==> flow/design.v <==
`timescale 1ns / 1ps
module main(
    input clk,rst,start,
    input [3:0]ip,
    output reg [59:0]ans,
    output reg finish
    );
    parameter [6:0]addr_max=100;
    reg [59:0]max,adder;
    reg [3:0]bram[addr_max-1:0];
    reg [6:0]addr,index,index_max;
    reg [3:0]state;
    always @(posedge clk)
    begin
        if(rst)
        begin
            addr<=0;ans<=0;max<=0;
            index<=0;index_max<=addr_max-12;
            state<=0;
            finish<=1;
        end
        else 
        begin
            case(state)
            0:
            begin
                addr<=0;ans<=adder;max<=0;
                index<=0;index_max<=addr_max-12;
                if(start)
                begin
                    finish<=0;
                    state<=1;
                end
                else finish<=1;
            end
            1:
            begin
                if(addr>=addr_max)
                begin
                    state<=2;
                    addr<=0;
                end
                else 
                begin
                    bram[addr]<=ip;
                    addr<=addr+1;
                end
            end
            2:
            begin
                if(addr<=index_max) 
                begin
                    if(bram[addr]>max[3:0])
                    begin
                        index<=addr;    
                        max[3:0]<=bram[addr];
                    end
                    addr<=addr+1;
                end
                else
                begin
                    addr<=index+1;
                    if(index_max>=99)state<=0;
                    else 
                    begin
                        index_max<=index_max+1;       
                        max<=max<<4;
                    end
                end
            end
            endcase        
        end   
    end
    reg [15:0]c;
    wire [15:0]cin={c[15:1],1'b0};
    genvar i;
    generate 
        for(i=1;i<16;i=i+1)
        begin:bcd_adder
            always @(*)
            begin
                if(rst) 
                begin
                    adder[4*i-1:4*(i-1)]=0;
                    c[i]=0;
                end
                else if(cin[i-1]+max[4*i-1:4*(i-1)]+ans[4*i-1:4*(i-1)]>9)
                begin
                    adder[4*i-1:4*(i-1)]=cin[i-1]+ans[4*i-1:4*(i-1)]+max[4*i-1:4*(i-1)]-10;
                    c[i]=1;
                end
                else
                begin
                    adder[4*i-1:4*(i-1)]=cin[i-1]+ans[4*i-1:4*(i-1)]+max[4*i-1:4*(i-1)];
                    c[i]=0;
                end
            end
        end
    endgenerate
endmodule
# ---- Reports on main
# Tool output for the design above before and after an edit, in the order of the flow.
# "before" refers to lines of the RTL above, "after" to lines of the edited file.
# "delta": "after" minus "before" as printed here.
# Cell names lack the library's common part.
# A cell with n/a has no value.
dict set report design {
  top {main}
  clock_port {clk}
  lib {sky130hd}
  lib_corner {tt_025C_1v80}
}

# ---- Edit of the RTL
# The edit as a unified diff against the file above.
# A script made this edit. It changes what the design does and was not meant as an optimisation.
# begin of diff
@@ -3,7 +3,9 @@
     input clk,rst,start,
     input [3:0]ip,
-    output reg [59:0]ans,
+    output reg [59:0]ans_o,
     output reg finish
     );
+    reg [59:0] ans;
+    always @(posedge clk) ans_o <= ans;
     parameter [6:0]addr_max=100;
     reg [59:0]max,adder;
# end of diff

# ---- After elaboration
# Counts by Yosys on the flattened word-level netlist (proc, flatten, opt, wreduce; memories kept). Print and check cells are left out.
# Memory sizes are those after Yosys's memory passes, which may raise the word count (mostly to a power of two), join words into wider ones and drop unused or constant bits.
# element before after delta
set op_classes {}
lappend op_classes {n_addsub 105 105 0}
lappend op_classes {n_cmp 19 19 0}
lappend op_classes {equal 11 11 0}
lappend op_classes {mux 76 76 0}
lappend op_classes {reduce_and_logical 7 7 0}
# op before after delta
set ops {}
lappend ops {{two-way mux 1 bit} 32 32 0}
lappend ops {{adder 4 bit} 30 30 0}
lappend ops {{adder 1 x 4 -> 4 bit} 28 28 0}
lappend ops {{two-way mux 4 bit} 25 25 0}
lappend ops {{subtractor 4 bit with constant B} 15 15 0}
lappend ops {{adder 1 x 4 -> 5 bit} 14 14 0}
lappend ops {{adder 5 x 4 -> 6 bit} 14 14 0}
lappend ops {{greater-than comparator 6 x 4 -> 1 bit with constant B} 14 14 0}
lappend ops {{two-way mux 7 bit} 11 11 0}
lappend ops {{inequality test 2 bit with constant B} 7 7 0}
lappend ops {{adder 7 x 1 -> 7 bit with constant B} 3 3 0}
lappend ops {{AND reduction 3 bit} 3 3 0}
lappend ops {{>= comparator 7 bit with constant B} 2 2 0}
lappend ops {{two-way mux 56 bit} 2 2 0}
lappend ops {{inequality test 3 bit with constant B} 2 2 0}
lappend ops {{case mux 7 bit (select 2 bit)} 2 2 0}
lappend ops {{adder 4 x 4 -> 5 bit} 1 1 0}
lappend ops {{equality test 4 x 1 -> 1 bit with constant B} 1 1 0}
lappend ops {{equality test 4 x 2 -> 1 bit with constant B} 1 1 0}
lappend ops {{greater-than comparator 4 bit} 1 1 0}
lappend ops {{greater-than comparator 5 x 4 -> 1 bit with constant B} 1 1 0}
lappend ops {{<= comparator 7 bit} 1 1 0}
lappend ops {{zero test 4 bit} 1 1 0}
lappend ops {{case mux 4 bit (select 2 bit)} 1 1 0}
lappend ops {{case mux 4 bit (select 3 bit)} 1 1 0}
lappend ops {{case mux 56 bit (select 2 bit)} 1 1 0}
lappend ops {{case mux 7 bit (select 3 bit)} 1 1 0}
lappend ops {{AND reduction 5 bit} 1 1 0}
# The list need not be complete.
# element before after delta
set bits {}
lappend bits {reg_bits 146 206 60}
lappend bits {mem_bits_rw 400 400 0}
lappend bits {clocked_rd_ports_x_width 4 4 0}
lappend bits {memories 1 1 0}
lappend bits {inputBits 7 7 0}
lappend bits {wordCells 227 228 1}
# element before after
set mem_list {}
lappend mem_list {memory_list {bram 100x4 r1 w1} {bram 100x4 r1 w1}}

# ---- Longest topological paths
# Longest topological path by Yosys (ltp), each cell counted once; first at word level (registers and memories cut), then after technology mapping (sequential cells cut; the memories' decode and read muxes count).
# element before after delta
set logic_depth {}
lappend logic_depth {depth_word 73 73 0}
lappend logic_depth {ABC_AREA 0 0 n/a}
lappend logic_depth {mapped_depth 120 120 0}

# ---- After synthesis
# Source: synth_stat.txt of the flow (Yosys; design flattened, memories mapped). It holds for the ABC_AREA given above (unset counts as 0); a run with the other value may have another netlist.
# element before after delta
set synth_totals {}
lappend synth_totals {stdcells 2007 2123 116}
lappend synth_totals {area_mm2 0.0259574 0.0272724 0.0013150}
lappend synth_totals {ff_cells 552 612 60}
lappend synth_totals {buf_cells 97 100 3}
# cell_type before after delta
set by_type {}
lappend by_type {dfxtp_1 152 212 60}
lappend by_type {mux2i_1 33 63 30}
lappend by_type {clkbuf_1 51 74 23}
lappend by_type {buf_2 22 9 -13}
lappend by_type {mux4_2 98 86 -12}
lappend by_type {nor2b_1 21 31 10}
lappend by_type {nor3_1 4 14 10}
lappend by_type {a22oi_1 37 28 -9}
lappend by_type {o21ai_0 20 29 9}
lappend by_type {mux2_2 11 2 -9}
lappend by_type {buf_1 12 6 -6}
lappend by_type {a22o_1 0 6 6}
lappend by_type {nor4_1 0 6 6}
lappend by_type {nand2_1 143 148 5}
lappend by_type {o211ai_1 7 2 -5}
lappend by_type {nand2b_1 17 21 4}
lappend by_type {o32ai_1 12 16 4}
lappend by_type {nor2_1 209 212 3}
# The list need not be complete.

# ---- Timing after synthesis
# Source: OpenSTA report_checks on the synthesized netlist (no wires, ideal clock, input and output delay 20% of the period each), path of least setup slack; recovery checks are left aside. Register names are those of the netlist, which keeps one name where synthesis merged equal registers.
# element before after delta
set synth_timing {}
lappend synth_timing {path_kind {input to register} {input to register} n/a}
lappend synth_timing {start {in rst} {in rst} n/a}
lappend synth_timing {end {reg ans[58]} {reg ans[58]} n/a}
lappend synth_timing {clock_period_ns 25.0 25.0 0.0}
lappend synth_timing {input_delay_ns 5.000 5.000 0.000}
lappend synth_timing {setup_ns 0.133 0.133 0.000}
lappend synth_timing {launch_ns 5.000 5.000 0.000}
lappend synth_timing {arrival_ns 26.766 26.602 -0.164}
lappend synth_timing {required_time_ns 24.867 24.867 0.000}
lappend synth_timing {path_slack_ns -1.900 -1.735 0.165}
lappend synth_timing {path_delay_ns 21.899 21.735 -0.164}
lappend synth_timing {stages 103 102 -1}
lappend synth_timing {path_buffers 2 1 -1}
lappend synth_timing {synth_period_reached_ns 26.9 26.735 -0.165}
# "path_delay_ns" = arrival - input delay + setup time.
# "stages": output pins that drive a net of the path, with the launching flip-flop's if there is one; two outputs of one cell count as two.
# "synth_period_reached_ns" = period - worst setup slack (recovery checks aside). The figure is calculated, with input and output delays left at 20% of the set period.
# Between the ends stands the longest chain of elaborated cells between them, by number of cells; it is not shown to be the way that was timed. Of several equally long chains one is given.
# A line is the first line of the expression or statement that the cell stems from. Yosys adds cells for indexed reads and writes and turns some case tables into memories.
dict set report synth_via_before {
  cell_sequence {clkbuf_1 -> inv_1 -> clkbuf_1 -> nand2_1 -> fa_1 -> inv_1 -> fa_1 -> xor2_1 -> nor2_1 -> o31ai_1 -> nand2_1 -> fa_1 -> inv_1 -> fa_1 -> xor2_1 -> nor2_1 -> o31ai_1 -> nand2_1 -> [67 not listed] -> nor2_1 -> o31ai_1 -> nand2_1 -> fa_1 -> inv_1 -> fa_1 -> xor2_1 -> nor2_1 -> o31ai_1 -> nand2_1 -> fa_1 -> inv_1 -> fa_1 -> xor2_1 -> nor2_1 -> o31ai_1 -> mux2i_1 -> o22ai_1}
  elab_chain_len 70
}
# element line
set synth_lines_before {}
lappend synth_lines_before {{from (decl)} 3} ;# input clk,rst,start,
lappend synth_lines_before {{two-way mux 1 bit} 82} ;# if(rst)
lappend synth_lines_before {{adder 1 x 4 -> 5 bit} 87} ;# else if(cin[i-1]+max[4*i-1:4*(i-1)]+ans[4*i-1:4*(i-1)]>9)
lappend synth_lines_before {{adder 5 x 4 -> 6 bit} 87}
lappend synth_lines_before {{greater-than comparator 6 x 4 -> 1 bit} 87}
lappend synth_lines_before {{two-way mux 1 bit} 87}
lappend synth_lines_before {{two-way mux 1 bit} 82}
lappend synth_lines_before {{adder 1 x 4 -> 5 bit} 87}
lappend synth_lines_before {{[56 not listed]} n/a}
lappend synth_lines_before {{greater-than comparator 6 x 4 -> 1 bit} 87}
lappend synth_lines_before {{two-way mux 1 bit} 87}
lappend synth_lines_before {{two-way mux 1 bit} 82}
lappend synth_lines_before {{adder 1 x 4 -> 4 bit} 89} ;# adder[4*i-1:4*(i-1)]=cin[i-1]+ans[4*i-1:4*(i-1)]+max[4*i-1:4*(i-1)]-10;
lappend synth_lines_before {{adder 4 bit} 89}
lappend synth_lines_before {{subtractor 4 bit} 89}
lappend synth_lines_before {{two-way mux 4 bit} 87}
lappend synth_lines_before {{to (assign)} 17} ;# addr<=0;ans<=0;max<=0;
lappend synth_lines_before {{to (assign)} 27} ;# addr<=0;ans<=adder;max<=0;
lappend synth_lines_before {{to (decl)} 5} ;# output reg [59:0]ans,
dict set report synth_via_after {
  cell_sequence {clkinv_1 -> clkbuf_1 -> nand2_1 -> fa_1 -> inv_1 -> fa_1 -> xor2_1 -> nor2_1 -> o31ai_1 -> nand2_1 -> fa_1 -> inv_1 -> fa_1 -> xor2_1 -> nor2_1 -> o31ai_1 -> nand2_1 -> fa_1 -> [66 not listed] -> nor2_1 -> o31ai_1 -> nand2_1 -> fa_1 -> inv_1 -> fa_1 -> xor2_1 -> nor2_1 -> o31ai_1 -> nand2_1 -> fa_1 -> inv_1 -> fa_1 -> xor2_1 -> nor2_1 -> o31ai_1 -> mux2i_1 -> o22ai_1}
  elab_chain_len 70
}
# element line
set synth_lines_after {}
lappend synth_lines_after {{from (decl)} 3} ;# input clk,rst,start,
lappend synth_lines_after {{two-way mux 1 bit} 84} ;# if(rst)
lappend synth_lines_after {{adder 1 x 4 -> 5 bit} 89} ;# else if(cin[i-1]+max[4*i-1:4*(i-1)]+ans[4*i-1:4*(i-1)]>9)
lappend synth_lines_after {{adder 5 x 4 -> 6 bit} 89}
lappend synth_lines_after {{greater-than comparator 6 x 4 -> 1 bit} 89}
lappend synth_lines_after {{two-way mux 1 bit} 89}
lappend synth_lines_after {{two-way mux 1 bit} 84}
lappend synth_lines_after {{adder 1 x 4 -> 5 bit} 89}
lappend synth_lines_after {{[56 not listed]} n/a}
lappend synth_lines_after {{greater-than comparator 6 x 4 -> 1 bit} 89}
lappend synth_lines_after {{two-way mux 1 bit} 89}
lappend synth_lines_after {{two-way mux 1 bit} 84}
lappend synth_lines_after {{adder 1 x 4 -> 4 bit} 91} ;# adder[4*i-1:4*(i-1)]=cin[i-1]+ans[4*i-1:4*(i-1)]+max[4*i-1:4*(i-1)]-10;
lappend synth_lines_after {{adder 4 bit} 91}
lappend synth_lines_after {{subtractor 4 bit} 91}
lappend synth_lines_after {{two-way mux 4 bit} 89}
lappend synth_lines_after {{to (assign)} 19} ;# addr<=0;ans<=0;max<=0;
lappend synth_lines_after {{to (assign)} 29} ;# addr<=0;ans<=adder;max<=0;
lappend synth_lines_after {{to (decl)} 8} ;# reg [59:0] ans;

# ---- Path in the finished layout
# Path of least setup slack in the final report of each run of set A (OpenROAD, finished layout, wires in). Where an end is a register, its clock arrival counts in the times.
# element before after delta
set layout_timing {}
lappend layout_timing {path_kind {input to register} {input to register} n/a}
lappend layout_timing {start {in rst} {in rst} n/a}
lappend layout_timing {end {reg ans[58]} {reg ans[57]} n/a}
lappend layout_timing {clock_period_ns 24.2 24.2 0.0}
lappend layout_timing {input_delay_ns 4.84 4.84 0.00}
lappend layout_timing {setup_ns 0.16 0.08 -0.08}
lappend layout_timing {launch_ns 4.84 4.84 0.00}
lappend layout_timing {arrival_ns 23.52 23.57 0.05}
lappend layout_timing {required_time_ns 24.68 24.71 0.03}
lappend layout_timing {path_slack_ns 1.16 1.14 -0.02}
lappend layout_timing {stages 100 103 3}
lappend layout_timing {path_buffers 1 2 1}
# Between the ends stands the longest chain of elaborated cells between them, by number of cells; it is not shown to be the way that was timed. Of several equally long chains one is given.
dict set report layout_via_before {
  cell_sequence {buf_4 -> inv_1 -> nand2_1 -> fa_2 -> inv_2 -> fa_2 -> xor2_2 -> nor2_1 -> o31ai_4 -> nand2_1 -> fa_1 -> inv_1 -> fa_2 -> xor2_1 -> nor2_1 -> o31ai_4 -> nand2_1 -> fa_2 -> [64 not listed] -> nor2_1 -> o31ai_4 -> nand2_1 -> fa_2 -> inv_1 -> fa_2 -> xor2_2 -> nor2_1 -> o31ai_4 -> nand2_1 -> fa_1 -> inv_1 -> fa_2 -> xor2_1 -> nor2_1 -> o31ai_4 -> mux2i_1 -> o22ai_1}
  elab_chain_len 70
}
# element line
set layout_lines_before {}
lappend layout_lines_before {{from (decl)} 3} ;# input clk,rst,start,
lappend layout_lines_before {{two-way mux 1 bit} 82} ;# if(rst)
lappend layout_lines_before {{adder 1 x 4 -> 5 bit} 87} ;# else if(cin[i-1]+max[4*i-1:4*(i-1)]+ans[4*i-1:4*(i-1)]>9)
lappend layout_lines_before {{adder 5 x 4 -> 6 bit} 87}
lappend layout_lines_before {{greater-than comparator 6 x 4 -> 1 bit} 87}
lappend layout_lines_before {{two-way mux 1 bit} 87}
lappend layout_lines_before {{two-way mux 1 bit} 82}
lappend layout_lines_before {{adder 1 x 4 -> 5 bit} 87}
lappend layout_lines_before {{[56 not listed]} n/a}
lappend layout_lines_before {{greater-than comparator 6 x 4 -> 1 bit} 87}
lappend layout_lines_before {{two-way mux 1 bit} 87}
lappend layout_lines_before {{two-way mux 1 bit} 82}
lappend layout_lines_before {{adder 1 x 4 -> 4 bit} 89} ;# adder[4*i-1:4*(i-1)]=cin[i-1]+ans[4*i-1:4*(i-1)]+max[4*i-1:4*(i-1)]-10;
lappend layout_lines_before {{adder 4 bit} 89}
lappend layout_lines_before {{subtractor 4 bit} 89}
lappend layout_lines_before {{two-way mux 4 bit} 87}
lappend layout_lines_before {{to (assign)} 17} ;# addr<=0;ans<=0;max<=0;
lappend layout_lines_before {{to (assign)} 27} ;# addr<=0;ans<=adder;max<=0;
lappend layout_lines_before {{to (decl)} 5} ;# output reg [59:0]ans,
dict set report layout_via_after {
  cell_sequence {buf_4 -> clkinv_2 -> nand2_1 -> fa_2 -> inv_1 -> fa_2 -> xor2_2 -> nor2_1 -> o31ai_2 -> nand2_1 -> fa_1 -> inv_1 -> fa_2 -> xor2_1 -> nor2_1 -> o31ai_2 -> nand2_1 -> fa_2 -> [67 not listed] -> o31ai_4 -> nand2_1 -> fa_1 -> inv_1 -> fa_2 -> nor2_2 -> o31ai_4 -> nand2_1 -> fa_2 -> inv_2 -> fa_2 -> nand2_1 -> nand2_1 -> a21oi_1 -> o31ai_2 -> buf_4 -> mux2i_1 -> a211oi_1}
  elab_chain_len 70
}
# element line
set layout_lines_after {}
lappend layout_lines_after {{from (decl)} 3} ;# input clk,rst,start,
lappend layout_lines_after {{two-way mux 1 bit} 84} ;# if(rst)
lappend layout_lines_after {{adder 1 x 4 -> 5 bit} 89} ;# else if(cin[i-1]+max[4*i-1:4*(i-1)]+ans[4*i-1:4*(i-1)]>9)
lappend layout_lines_after {{adder 5 x 4 -> 6 bit} 89}
lappend layout_lines_after {{greater-than comparator 6 x 4 -> 1 bit} 89}
lappend layout_lines_after {{two-way mux 1 bit} 89}
lappend layout_lines_after {{two-way mux 1 bit} 84}
lappend layout_lines_after {{adder 1 x 4 -> 5 bit} 89}
lappend layout_lines_after {{[56 not listed]} n/a}
lappend layout_lines_after {{greater-than comparator 6 x 4 -> 1 bit} 89}
lappend layout_lines_after {{two-way mux 1 bit} 89}
lappend layout_lines_after {{two-way mux 1 bit} 84}
lappend layout_lines_after {{adder 1 x 4 -> 4 bit} 91} ;# adder[4*i-1:4*(i-1)]=cin[i-1]+ans[4*i-1:4*(i-1)]+max[4*i-1:4*(i-1)]-10;
lappend layout_lines_after {{adder 4 bit} 91}
lappend layout_lines_after {{subtractor 4 bit} 91}
lappend layout_lines_after {{two-way mux 4 bit} 89}
lappend layout_lines_after {{to (assign)} 19} ;# addr<=0;ans<=0;max<=0;
lappend layout_lines_after {{to (assign)} 29} ;# addr<=0;ans<=adder;max<=0;
lappend layout_lines_after {{to (decl)} 8} ;# reg [59:0] ans;

# ---- Measured runs
# Runs of the flow (Yosys, OpenROAD) on both versions; the two runs of a pair have the same settings. The constraints put input and output delay at 20% of the set period each and load the outputs with 0.01 pF.
dict set report flow_settings_set_A {
  CORE_UTILIZATION 40
  period_ns 24.2
  CAP_MARGIN 20
  CORE_MARGIN 2
  SLEW_MARGIN 20
}
# element before after delta
set results_set_A {}
lappend results_set_A {synthArea_mm2 0.0259574 0.0272724 0.0013150}
lappend results_set_A {dieArea_mm2 0.0669464 0.070286 0.0033396}
lappend results_set_A {layout_stdcell_area_mm2 0.0297335 0.0314627 0.0017292}
lappend results_set_A {layout_utilization_pct 46.2 46.8 0.6}
lappend results_set_A {fin_ws_ns 1.160 1.139 -0.021}
lappend results_set_A {final_setup_tns_ns 0.000 0.000 0.000}
lappend results_set_A {hold_ws_ns 0.455 0.367 -0.088}
lappend results_set_A {final_power_w 0.002066 0.00231 0.000244}
lappend results_set_A {period_reached_ns 23.040 23.061 0.021}
# "period_reached_ns": clock period set for the run, less the worst setup slack. It is reckoned from that one timing run; input and output delays stay at 20% of the period that was set.
# By "final_power_w" is meant OpenSTA's value without simulated activity: inputs other than the clock are taken to toggle once in ten clock periods, and the tool carries that through the logic.
